==> flow/design.v <==
module i2c_master(dout,sda,scl,sda_drv,scl_drv,done,ack_err,busy,clk,rst,din,newd,addr,op);
input clk,rst,op,newd;
input [7:0] din;
input [6:0] addr;
output [7:0] dout;
input sda;
input scl;
output sda_drv;
output scl_drv;
output reg done, ack_err, busy;
parameter sys_freq = 40000000; 
parameter i2c_freq = 100000; 
parameter clk_count4 = sys_freq / i2c_freq;
parameter clk_count1 = clk_count4/4;
reg sda_t, scl_t, scl_en;
reg r_scl;
reg [1:0] pulse;
integer count1;
always @(posedge clk) begin
	if(rst) begin
		pulse <= 0;
		count1 <= 0;
	end
	else if(busy == 0) begin
		pulse <= 0;
		count1 <= 0;
	end
	else if(count1 == clk_count1-1) begin
		pulse <= 1;
		count1 <= count1+1;
	end
	else if(count1 == clk_count1*2-1) begin
		pulse <= 2;
		count1 <= count1+1;
	end
	else if(count1 == clk_count1*3-1) begin
		pulse <= 3;
		count1 <= count1+1;
	end
	else if(count1 == clk_count1*4-1) begin
		pulse <= 0;
		count1 <= 0;
	end
	else begin
		count1 <= count1 + 1;
	end
end
typedef enum logic [3:0]
		  {IDLE = 4'd0, 
		  START = 4'd1, 
		  WRITE_ADD = 4'd2, 
		  ACK_1 = 4'd3, 
		  WRITE_DATA = 4'd4, 
		  ACK_2 = 4'd5, 
		  STOP = 4'd6, 
		  MASTER_NACK = 4'd7,
		  READ_DATA = 4'd8} state_type;
state_type state;
reg [7:0] tx_data, rx_data;
reg [7:0] add;
reg sda_en, r_ack;
reg [3:0] bit_count;
always@(posedge clk) begin
	if(rst) begin
		state <= IDLE;
		bit_count <= 0;
		sda_t <= 0;
		scl_t <= 0;
		scl_en <= 1;
		tx_data <= 0;
		add <= 0;
		ack_err <= 0;
		busy <= 0;
		done <= 0;
		sda_en <= 0;
		r_ack <= 0;
		rx_data <= 0;
		r_scl <= 0;
	end
	else
		case(state) 
			IDLE: begin
				done <= 0;
				if(newd) begin
					state <= START;
					tx_data <= din;
					add <= {addr,op};
					busy <= 1;
					ack_err <= 0;
				end
				else begin
					state <= IDLE;
					tx_data <= 0;
					add <= 0;
					busy <= 0;
					ack_err <= 0;
				end
			end
			START: begin
				sda_en <= 1'b1;
				case(pulse)
					0: begin sda_t <= 1'b1; scl_t <= 1; end
					1: begin sda_t <= 1'b1; scl_t <= 1; end
					2: begin sda_t <= 1'b0; scl_t <= 1; end
					3: begin sda_t <= 1'b0; scl_t <= 1; end
				endcase
				if(count1 == clk_count1*4-1) begin
					sda_en <= 1;
					state <= WRITE_ADD;
					scl_t <= 0;
				end
				else begin
					state <= START;
				end
			end 
			WRITE_ADD: begin
				if(bit_count<=7) begin
					case(pulse) 
					0: begin scl_t <= 0; sda_t <= 1'b0; end
					1: begin scl_t <= 0; sda_t <= add[7-bit_count]; end
					2: begin scl_t <= 1;  end
					3: begin scl_t <= 1;  end
					endcase
					if(count1 == clk_count1*4-1) begin
						bit_count <= bit_count + 1;
						scl_t <= 0;
						state <= WRITE_ADD;
					end
					else begin
						state <= WRITE_ADD;
					end
				end
				else begin
					bit_count <= 0;
					state <= ACK_1;
					scl_t <= 0;
					sda_en <= 0;
				end
			end
			ACK_1: begin
				sda_en <= 0;
				case(pulse) 
					0: begin 
						scl_en <= 0;  
						if(count1 == 20)
							r_scl <= scl;
						else 	
							r_scl <= r_scl;
					end
					1: begin 
						scl_en <= 1;
						sda_t<= 1'b0; r_ack <= sda;
						scl_t <= (r_scl == 1'b1) ? 1'b0: 1'b0;
					end
					2: begin 
						scl_en <= 1;
						scl_t <= (r_scl == 1'b1) ? 1'b1: 1'b0;
					end
					3: begin 
						scl_en <= 1;
						scl_t <= (r_scl == 1'b1) ? 1'b1: 1'b0;
					end
				endcase
				if(count1 == clk_count1*4-1) begin
					if(r_scl == 1'b0) 
						state <= ACK_1;
					else if(r_ack == 0 && add[0] == 0) begin
						state <= WRITE_DATA;
						sda_en <= 1;
						scl_t <= 0;
						bit_count <= 0;
					end
					else if(r_ack == 0 && add[0] == 1) begin
						state <= READ_DATA;
						sda_en <= 0;
						scl_t <= 0;
						bit_count <= 0;
					end
					else begin
						state <= STOP;
						sda_en <= 1;
						ack_err <= 1;
					end
				end
				else begin
					state <= ACK_1;
				end
			end
			WRITE_DATA: begin
				sda_en <= 1'b1;
				if(bit_count <= 7) begin
					case(pulse) 
						0: begin scl_t <= 0; sda_t <= 1'b0; end
						1: begin scl_t <= 0; sda_t <= tx_data[7-bit_count]; end
						2: begin scl_t <= 1;  end
						3: begin scl_t <= 1;  end
					endcase
					if(count1 == clk_count1*4-1) begin
						bit_count <= bit_count + 1;
						state <= WRITE_DATA;
						scl_t <= 0;
					end
					else 
						state <= WRITE_DATA;
				end
				else begin
					state <= ACK_2;
					bit_count <= 0;
					sda_en <= 0;
				end
			end
			READ_DATA: begin
				sda_en <= 0;
				if(bit_count <= 7) begin
					case(pulse) 
						0: begin scl_t <= 0; sda_t <= 1'b0; end
						1: begin scl_t <= 0; sda_t <= 1'b0;end
						2: begin scl_t <= 1; rx_data <= (count1 == 200)?{rx_data[6:0],sda}: rx_data; end
						3: begin scl_t <= 1;  end
					endcase
					if(count1 == clk_count1*4-1) begin
						bit_count <= bit_count + 1;
						state <= READ_DATA;
						scl_t <= 0;
					end
					else 
						state <= READ_DATA;
				end
				else begin
					state <= MASTER_NACK;
					bit_count <= 0;
					sda_en <= 1;
				end
			end
			ACK_2: begin
				sda_en <= 0;
				case(pulse) 
					0: begin scl_t <= 0; sda_t <= 1'b0; end
					1: begin scl_t <= 0; sda_t <= 1'b0;end
					2: begin scl_t <= 1; sda_t<= 1'b0; r_ack <= 0; end
					3: begin scl_t <= 1;  end
				endcase
				if(count1 == clk_count1*4-1) begin
					scl_t <= 1;
					sda_t <= 0;
					if(r_ack == 0) begin
						state <= STOP;
						sda_en <= 1;
					end
					else begin
						state <= STOP;
						sda_en <= 1;
						ack_err <= 1;
					end
				end
				else begin
					state <= ACK_2;
				end
			end
			MASTER_NACK: begin
				sda_en <= 1;
				case(pulse) 
					0: begin scl_t <= 0; sda_t <= 1'b1; end
					1: begin scl_t <= 0; sda_t <= 1'b1; end
					2: begin scl_t <= 1; sda_t <= 1'b1; end
					3: begin scl_t <= 1; sda_t <= 1'b1; end
				endcase
				if(count1== clk_count1*4-1) begin
					scl_t <= 1;
					sda_t <= 0;
					state <= STOP;
				end
				else 
					state <= MASTER_NACK;
			end
			STOP: begin
				case(pulse) 
					0: begin scl_t <= 1; sda_t <= 1'b0; end
					1: begin scl_t <= 1; sda_t <= 1'b0; end
					2: begin scl_t <= 1; sda_t <= 1'b1; end
					3: begin scl_t <= 1; sda_t <= 1'b1; end
				endcase
				if(count1== clk_count1*4-1) begin
					state <= IDLE;
					done <= 1;
					busy <= 0;
					sda_en <= 1;
					scl_t <= 0;
				end
				else 
					state <= STOP;
			end
		endcase
end
assign sda_drv = (sda_en)?(sda_t==1'b0)?1'b0:1'b1:1'b1;
assign scl_drv = (scl_en==1'b1) ? scl_t : 1'b1;
assign dout = rx_data;
endmodule
module i2c_Slave(scl,sda,sda_drv,scl_drv,ack_err,clk,rst,stretch,done);
input scl,clk,rst,stretch;
input sda;
output sda_drv, scl_drv;
output reg done,ack_err;
reg sda_en,sda_t,scl_t,scl_en;
parameter sys_freq = 40000000;
parameter i2c_freq = 100000;  
parameter clk_count4 = sys_freq/i2c_freq;
parameter clk_count1 = clk_count4/4;
integer count1,i;
reg [1:0] pulse;
reg [7:0] mem[128];
reg busy;
reg [7:0] din,dout;
reg r_mem,w_mem;
reg [6:0] addr;
reg [7:0] r_addr;
always@(posedge clk) begin
	if(rst) begin
		for(i = 0;i<128;i=i+1) 
			mem[i] <= i;
		dout <= 8'b0;
	end
	else if(r_mem == 1'b1)
		dout <= mem[addr];
	else if(w_mem == 1'b1)
		mem[addr] <= din;
end
always@(posedge clk) begin
	if(rst) begin
		pulse <= 0;
		count1 <= 0;
	end
	else if(busy == 1'b0) begin
		pulse <= 2;
		count1 <= 202;
	end
	else if(count1 == clk_count1-1)begin
		pulse <= 1;
		count1 <= count1 + 1;
    end
	else if(count1 == clk_count1*2-1)begin
		pulse <= 2;
		count1 <= count1 + 1;
    end
	else if(count1 == clk_count1*3-1)begin
		pulse <= 3;
		count1 <= count1 + 1;
    end
	else if(count1 == clk_count1*4-1) begin
		pulse <= 0;
		count1 <= 0;
	end
	else begin
		count1 <= count1 + 1;
	end
end
typedef enum logic [3:0] {idle = 0, read_addr = 1, send_ack1 = 2, send_data = 3, master_ack = 4, read_data = 5, send_ack2 = 6, wait_p = 7, detect_stop = 8,wait_stretch = 9} state_type;
state_type state;
reg [3:0] bitcnt;
reg r_ack;
always@(posedge clk) begin
	if(rst) begin
		state <= idle;
		bitcnt <= 0;
		busy <= 0;
		din <= 8'd0;
		done <= 0;
		ack_err <= 0;
		sda_en <= 0;
		sda_t <= 0;
		r_mem <= 0;
		r_addr <= 0;
		addr <= 0;
		scl_t <= 0;
		scl_en <= 0;
		w_mem <= 0;
		r_ack <= 0;
	end
	else begin
		case(state) 
			idle: begin
				done <= 0;
				sda_en <= 1'b0;
				scl_en <= 0;
				if(sda == 1'b0 && scl == 1'b1) begin
					state <= wait_p;
					busy <= 1;
				end
				else 
					state <= idle;
			end
			wait_p: begin
				if(pulse == 2'b11 && count1 == 399) begin
					state <= read_addr;
				end
				else 
					state <= wait_p;
			end
			read_addr: begin
				sda_en <= 0;
				if(bitcnt <= 7) begin
					case(pulse)
						0: begin end
						1: begin end
						2: begin r_addr <= (count1==200)?{r_addr[6:0],sda}:r_addr; end
						3: begin end
					endcase
					if(count1 == clk_count1*4-1) begin
						bitcnt <= bitcnt + 1;
						state <= read_addr;
					end
					else 
						state <= read_addr;
			     end
					else begin
						if(stretch == 1'b1) begin
							state <= wait_stretch;
							bitcnt <= 0;
							scl_en <= 1;
							addr <= r_addr[7:1];
						end
						else begin
							state <= send_ack1;
							bitcnt <= 0;
							sda_en <= 1;
							scl_en <= 0;
							addr <= r_addr[7:1];
						end
					end
			end
			wait_stretch: begin
				case(pulse) 
					0: begin 
						scl_en <= 1;
						scl_t <= 0;
					end
					1: begin 
					   scl_en <= 1;
					   scl_t <= 0;
					 end
					2: begin scl_en <= 0;end
					3: begin end
				endcase
				if(count1 == clk_count1*4-1) begin
						if(stretch == 1'b1)
							state <= wait_stretch;
						else begin
							state <= send_ack1;
							scl_en <= 1'b0;
							sda_en <= 1'b1;
						end
					end
					else 
					   state <= wait_stretch;
			end
			send_ack1: begin
				sda_en <= 1;
				case(pulse)
					0: begin sda_t <= 0; scl_en <= 1; scl_t <= 1; end
					1: begin scl_en <= 0; end
					2: begin end
					3: begin end
				endcase
				if(count1 == clk_count1*4-1) begin
					if(r_addr[0] == 1'b0) begin
						state <= read_data;
						r_mem <= 1'b0;
					end
					else begin
						state <= send_data;
						r_mem <= 1'b1;
					end
				end
				else 
					state <= send_ack1;
			end
			send_data: begin
				sda_en <= 1;
				if(bitcnt <= 7) begin
					r_mem <= 0;
					case(pulse)
					0: begin end
					1: begin sda_t <= (count1==100)?dout[7-bitcnt] : sda_t; end
					2: begin end
					3: begin end
					endcase
					if(count1 == clk_count1*4-1) begin
						bitcnt<= bitcnt + 1;
						state <= send_data;
					end
					else begin
						state <= send_data;
					end
				end
				else begin
					state <= master_ack;
					bitcnt <= 0;
					sda_en <= 0;
				end
			end
			read_data: begin
				sda_en <= 0;
				if(bitcnt<= 7) begin
					case(pulse)
					0: begin end
					1: begin end
					2: begin din <=(count1==200)?{din[6:0],sda}:din; end
					3: begin end
					endcase
					if(count1 == clk_count1*4-1) begin
						state<= read_data;
						bitcnt <= bitcnt + 1;
					end
					else	
						state <= read_data;
				end
				else begin
					state <= send_ack2;
					bitcnt <= 0;
					sda_en <= 1;
					w_mem <= 1;
				end
			end
			send_ack2: begin
			sda_en <= 1;
				case(pulse)
					0: begin sda_t <= 0; end
					1: begin w_mem <= 0; end
					2: begin end
					3: begin end
				endcase
				if(count1 == clk_count1*4-1) begin
					state <= detect_stop;
					sda_en <= 0;
				end
				else 
					state <= send_ack2;
			end
			master_ack: begin
				case(pulse)
					0: begin end
					1: begin end
					2: begin r_ack <=(count1==200)?sda:r_ack; end
					3: begin end
				endcase
				if(count1 == clk_count1*4-1) begin
					if(r_ack == 1'b1) begin
						state <= detect_stop;
						sda_en <= 0;
						ack_err <= 1;
					end
					else begin
						state <= detect_stop;
						sda_en <= 0;
						ack_err <= 0;
					end
				end
				else 
					state <= master_ack;
			end
			detect_stop: begin
				sda_en <= 0;
				if(count1 == 399 && pulse == 2'b11) begin
					state <= idle;
					done <= 1;
					busy <= 0;
				end
				else 
					state <= detect_stop;
			end
			default: state <= idle;
		endcase
	end
end
assign sda_drv = (sda_en==1'b1)?sda_t:1'b1;
assign scl_drv = (scl_en == 1'b1) ? scl_t: 1'b1;
endmodule
`timescale 1ns / 1ps
module i2c_top(
input clk, rst, newd, op, stretch,
input [6:0] addr,
input [7:0] din,
output [7:0] dout,
output busy,ack_err,
output done,
output sda, scl
);
wire ack_errm, ack_errs;
wire sda_m, scl_m, sda_s, scl_s;
i2c_master master (dout,sda,scl,sda_m,scl_m,done,ack_errm,busy,clk,rst,din,newd,addr,op);
i2c_Slave slave (.clk(clk),.rst(rst),.stretch(stretch),.sda(sda),.scl(scl),.sda_drv(sda_s),.scl_drv(scl_s),.ack_err(ack_errs),.done() );
assign sda = sda_m & sda_s;
assign scl = scl_m & scl_s;
assign ack_err = ack_errs | ack_errm;
endmodule
Step by step through the tools: i2c_top. Tool output for the design above, in the order of the flow. Line numbers count from 1 in the design file above. Operators carry their Yosys type and port widths (W data, S select, Z words). Cell names lack the library's common part. The mark n/a stands for no value.

Top: i2c_top. Clock input: clk. Library: sky130hd. Corner: tt_025C_1v80.

Elaborated design. Source: Yosys, flattened and elaborated, memories not mapped. Widths are those after wreduce. Registers that Yosys merges into a memory's read port (data or address) are not register bits. Print and check cells do not count. Memory sizes are those after Yosys's memory passes, which may raise the word count (mostly to a power of two), join words into wider ones and drop unused or constant bits.

The figure for add/sub/neg operators is 6. Multiply operators: 0. For divide/modulo/power cells the number is 0. $lt $le $gt $ge: 2. Equal/unequal tests: 73. Shift operators: 3. The entry for muxes and demuxes reads 156. The figure for bitwise gates (word level) is 9. Reductions and logical operators: 65.

Operators with widths (number): $mux W32 (8); $eq A32 B10 Y1 const B (4); $eq A32 B9 Y1 const B (4); $eq A32 B8 Y1 const B (3); $shiftx A8 B32 Y1 (3); $mux W4 (21); $mux W1 (77); $add A32 B2 Y32 const B (2); $mux W8 (6); $pmux W4 S10 (1); $ne A2 B1 Y1 const B (18); $pmux W4 S9 (1); $eq A32 B6 Y1 const B (1); $eq A4 B3 Y1 const B (8); $pmux W1 S2 (16); $reduce_and A3 Y1 (9); $ne A2 B2 Y1 const B (12); $reduce_or A2 Y1 (11); $mux W2 (11); $mux W7 (3); $eq A4 B2 Y1 const B (4); $reduce_and A4 Y1 (4); $reduce_bool A4 Y1 (4); $reduce_bool A8 Y1 (2); $pmux W1 S8 (2); $reduce_or A3 Y1 (5); $mux W3 (5); $reduce_bool A2 Y1 (6).

Other operator kinds: 30; their cells: 63.

For register bits the number is 149. The figure for bits in latches is 0. Bits in writable memories: 1024. The figure for bits in read-only memories is 0. The figure for memories is 1. For bits of input ports the number is 20. Output and inout bits: 13.

Memory list: slave.mem (words 128, bits a word 8, RTL line 311) `reg [7:0] mem[128];`.

Depth. Depth = most cells in a row (Yosys ltp): at word level without a register or memory, in the mapped netlist without a sequential cell, where the memories' decode and read muxes count.

The entry for depth in word-level cells reads 8. The figure for ABC_AREA is 0. Under depth in mapped cells stands 12. The entry for depth with buffers taken out reads 7.

After synthesis. Source: synth_stat.txt of the flow (Yosys; design flattened, memories mapped). It holds for the ABC_AREA given above (unset counts as 0); a run with the other value may have another netlist.

Cell types: edfxtp_1 (number 1024, area in all 3.07E+04 µm²); dfxtp_1 (number 172, area in all 3.44E+03 µm²); or3_1 (number 437, area in all 2.73E+03 µm²); mux4_2 (number 97, area in all 2.18E+03 µm²); mux2i_1 (number 172, area in all 1.72E+03 µm²); and3_1 (number 244, area in all 1.53E+03 µm²); clkbuf_1 (number 402, area in all 1.51E+03 µm²); and2_1 (number 216, area in all 1.35E+03 µm²); o21ai_0 (number 195, area in all 975.936 µm²); nor2_1 (number 242, area in all 908.371 µm²); nor3_1 (number 178, area in all 890.854 µm²); mux2_2 (number 67, area in all 754.474 µm²); nand2_1 (number 171, area in all 641.866 µm²); a221oi_1 (number 67, area in all 586.813 µm²); a21oi_1 (number 106, area in all 530.509 µm²); nand3_1 (number 86, area in all 430.413 µm²); a22oi_1 (number 57, area in all 427.91 µm²); buf_2 (number 72, area in all 360.346 µm²).

Other cell types: 69; their cells: 550.

The entry for mapped cells reads 4555. The figure for cell area after synthesis is 55908.6 µm². For sequential area the number is 34192.8 µm². The figure for flip-flops is 1196.

The figures by module come from a second, unflattened synthesis with its own total; it is not the netlist above.

The figure for cells (unflattened synthesis) is 4541. Under area total of the unflattened synthesis stands 55931.1 µm².

Each row is one instance without its submodules.

By module: i2c_Slave (instances 1, cells 4077, area 51938.6 µm²); i2c_master (instances 1, cells 461, area 3973.8 µm²); i2c_top (instances 1, cells 3, area 18.8 µm²).

Path before layout. Source: OpenSTA report_checks on the synthesized netlist (no wires, ideal clock, input and output delay 20% of the period each), path of least setup slack; recovery checks are left aside. Register names are those of the netlist, which keeps one name where synthesis merged equal registers.

Path kind: input -> register. Start point: input rst. End point: memory slave.mem[15][0]. Under clock period stands 10.0 ns. Under external input delay stands 2.000 ns. The entry for setup time reads 0.384 ns. Arrival: 3.780 ns. The entry for data required time reads 9.616 ns. Path slack: 5.836 ns. Under delay of the path stands 2.164 ns. Under driving pins on the path stands 7. The entry for path buffers reads 3. For period reached after synthesis the number is 4.164 ns.

"delay of the path" = arrival - input delay + setup time. "driving pins on the path": output pins that drive a net of the path, with the launching flip-flop's if there is one; two outputs of one cell count as two. "period reached after synthesis" is the clock period less the worst setup slack; recovery checks do not enter. This is arithmetic on one report: input and output delays are still those of the set period (20% each). The rows between start and end are the longest chain of elaborated cells between them; the timing report does not say that the signal goes this way. Where chains are equally long, one stands for them. A line is the first line of the expression or statement that the cell stems from. Yosys adds cells for indexed reads and writes and turns some case tables into memories. The path ends at the enable pin of a flip-flop; only ways to that pin are counted.

Cell sequence: clkinv_1 and3_1 clkbuf_1 nand2_1 clkbuf_1 clkbuf_1 o21ai_0. For length of the longest elaborated chain the number is 1. The entry for elaborated cells between the ends (all ways) reads 3. Those cells by class: 3 x mux.

RTL lines, path post-synthesis: from (decl) (RTL line 580) `input clk, rst, newd, op, stretch,`; $mux W7 (RTL line 318) `if(rst) begin`; to (decl) (RTL line 311) `reg [7:0] mem[128];`.

Path in the finished layout. From the final timing report of job 2: the path of least setup slack in the routed layout; clock arrival at registers is part of the times.

Path kind: register -> register. Start point: register slave.addr[0]. End point: register slave.dout[3]. Under clock period stands 5.16 ns. The entry for setup time reads 0.12 ns. Arrival: 4.42 ns. The entry for data required time reads 5.81 ns. Path slack: 1.39 ns. Under driving pins on the path stands 9. The entry for path buffers reads 2.

A register here has more assigning lines than the two given.

Cell sequence: dfxtp_4 buf_12 mux4_2 and3_1 a31oi_1 a31oi_1 a2111oi_0 buf_4 a31oi_1.

RTL lines, path post-layout: from (decl) (RTL line 315) `reg [6:0] addr;`; from (assign) (RTL line 420) `addr <= r_addr[7:1];`; from (assign) (RTL line 427) `addr <= r_addr[7:1];`; to (decl) (RTL line 313) `reg [7:0] din,dout;`.

Chain of elaborated cells between the ends: none given.

Measured results for i2c_top: 4 stored runs of the Yosys and OpenROAD flow on sky130hd. The settings differ; the order carries no meaning. The constraints put input and output delay at 20% of the set period each and load the outputs with 0.01 pF. "period achieved" = clock period - worst setup slack. The figure is calculated, with input and output delays left at 20% of the set period. "total design power" is the tool's figure for a default switching activity; nothing was simulated.

Files of job 1:
==> flow/run.sh <==
#!/bin/bash
# the make line also repeats the synthesis and layout settings of config.mk as NAME=value (left out here)
make -C /OpenROAD-flow-scripts/flow DESIGN_CONFIG=/design/flow/config.mk WORK_HOME=/design/flow/orfs CLKGATE_MAP_FILE= finish
==> flow/config.mk <==
export PLATFORM = sky130hd
export DESIGN_NAME = i2c_top
export DESIGN_NICKNAME = i2c_top
export VERILOG_FILES = /design/flow/design.v
export SDC_FILE = /design/flow/constraint.sdc
export NUM_CORES = 4
export LEC_CHECK = 0
export ABC_AREA = 1
export CAP_MARGIN = 20
export CELL_PAD_IN_SITES_DETAIL_PLACEMENT = 2
export CORE_MARGIN = 2
export CORE_UTILIZATION = 46
export GPL_TIMING_DRIVEN = 0
export HOLD_SLACK_MARGIN = 0.29
export MIN_ROUTING_LAYER = met1
export SLEW_MARGIN = 20
export TNS_END_PERCENT = 55
==> flow/constraint.sdc <==
create_clock -name core_clock -period 6.87 [get_ports {clk}]
set_input_delay 1.3740 -clock core_clock [delete_from_list [all_inputs] [get_ports {clk}]]
set_output_delay 1.3740 -clock core_clock [all_outputs]
set_load 0.01 [all_outputs]

Outcome of job 1: not finished: clock tree synthesis ended with error DPL-0033.

Files of job 2:
==> flow/run.sh <==
#!/bin/bash
# the make line also repeats the synthesis and layout settings of config.mk as NAME=value (left out here)
make -C /OpenROAD-flow-scripts/flow DESIGN_CONFIG=/design/flow/config.mk WORK_HOME=/design/flow/orfs CLKGATE_MAP_FILE= finish
==> flow/config.mk <==
export PLATFORM = sky130hd
export DESIGN_NAME = i2c_top
export DESIGN_NICKNAME = i2c_top
export VERILOG_FILES = /design/flow/design.v
export SDC_FILE = /design/flow/constraint.sdc
export NUM_CORES = 4
export LEC_CHECK = 0
export CAP_MARGIN = 20
export CORE_MARGIN = 2
export CORE_UTILIZATION = 15
export SLEW_MARGIN = 20
==> flow/constraint.sdc <==
create_clock -name core_clock -period 5.16 [get_ports {clk}]
set_input_delay 1.0320 -clock core_clock [delete_from_list [all_inputs] [get_ports {clk}]]
set_output_delay 1.0320 -clock core_clock [all_outputs]
set_load 0.01 [all_outputs]

Results of job 2. The measured Yosys chip area after synthesis is 55908.6 µm². The die footprint comes to 377623.0 µm². The measured post-layout utilization is 0.18. For the worst setup slack after layout the run shows 1.390 ns. The measured worst hold slack after layout is 0.444 ns. The total design power comes to 20.550 mW. The period achieved reads 3.770 ns.

Files of job 3:
==> flow/run.sh <==
#!/bin/bash
# the make line also repeats the synthesis and layout settings of config.mk as NAME=value (left out here)
make -C /OpenROAD-flow-scripts/flow DESIGN_CONFIG=/design/flow/config.mk WORK_HOME=/design/flow/orfs CLKGATE_MAP_FILE= finish
==> flow/config.mk <==
export PLATFORM = sky130hd
export DESIGN_NAME = i2c_top
export DESIGN_NICKNAME = i2c_top
export VERILOG_FILES = /design/flow/design.v
export SDC_FILE = /design/flow/constraint.sdc
export NUM_CORES = 4
export LEC_CHECK = 0
export CAP_MARGIN = 20
export CORE_MARGIN = 2
export CORE_UTILIZATION = 22
export HOLD_SLACK_MARGIN = 0.29
export SLEW_MARGIN = 20
==> flow/constraint.sdc <==
create_clock -name core_clock -period 10.0 [get_ports {clk}]
set_input_delay 2.0000 -clock core_clock [delete_from_list [all_inputs] [get_ports {clk}]]
set_output_delay 2.0000 -clock core_clock [all_outputs]
set_load 0.01 [all_outputs]

Results of job 3. The measured Yosys chip area after synthesis is 55908.6 µm². The die footprint comes to 258181.0 µm². The measured post-layout utilization is 0.251. For the worst setup slack after layout the run shows 4.819 ns. The measured worst hold slack after layout is 0.456 ns. The total design power comes to 10.503 mW. The period achieved reads 5.181 ns.

Files of job 4:
==> flow/run.sh <==
#!/bin/bash
# the make line also repeats the synthesis and layout settings of config.mk as NAME=value (left out here)
make -C /OpenROAD-flow-scripts/flow DESIGN_CONFIG=/design/flow/config.mk WORK_HOME=/design/flow/orfs CLKGATE_MAP_FILE= finish
==> flow/config.mk <==
export PLATFORM = sky130hd
export DESIGN_NAME = i2c_top
export DESIGN_NICKNAME = i2c_top
export VERILOG_FILES = /design/flow/design.v
export SDC_FILE = /design/flow/constraint.sdc
export NUM_CORES = 4
export LEC_CHECK = 0
export CAP_MARGIN = 20
export CELL_PAD_IN_SITES_DETAIL_PLACEMENT = 2
export CORE_MARGIN = 2
export CORE_UTILIZATION = 46
export HOLD_SLACK_MARGIN = 0.29
export SLEW_MARGIN = 20
==> flow/constraint.sdc <==
create_clock -name core_clock -period 8.9 [get_ports {clk}]
set_input_delay 1.7800 -clock core_clock [delete_from_list [all_inputs] [get_ports {clk}]]
set_output_delay 1.7800 -clock core_clock [all_outputs]
set_load 0.01 [all_outputs]

Results of job 4. The measured Yosys chip area after synthesis is 55908.6 µm². The die footprint comes to 124344.0 µm². The measured post-layout utilization is 0.513. For the worst setup slack after layout the run shows 3.263 ns. The measured worst hold slack after layout is 0.482 ns. The total design power comes to 12.265 mW. The period achieved reads 5.637 ns.
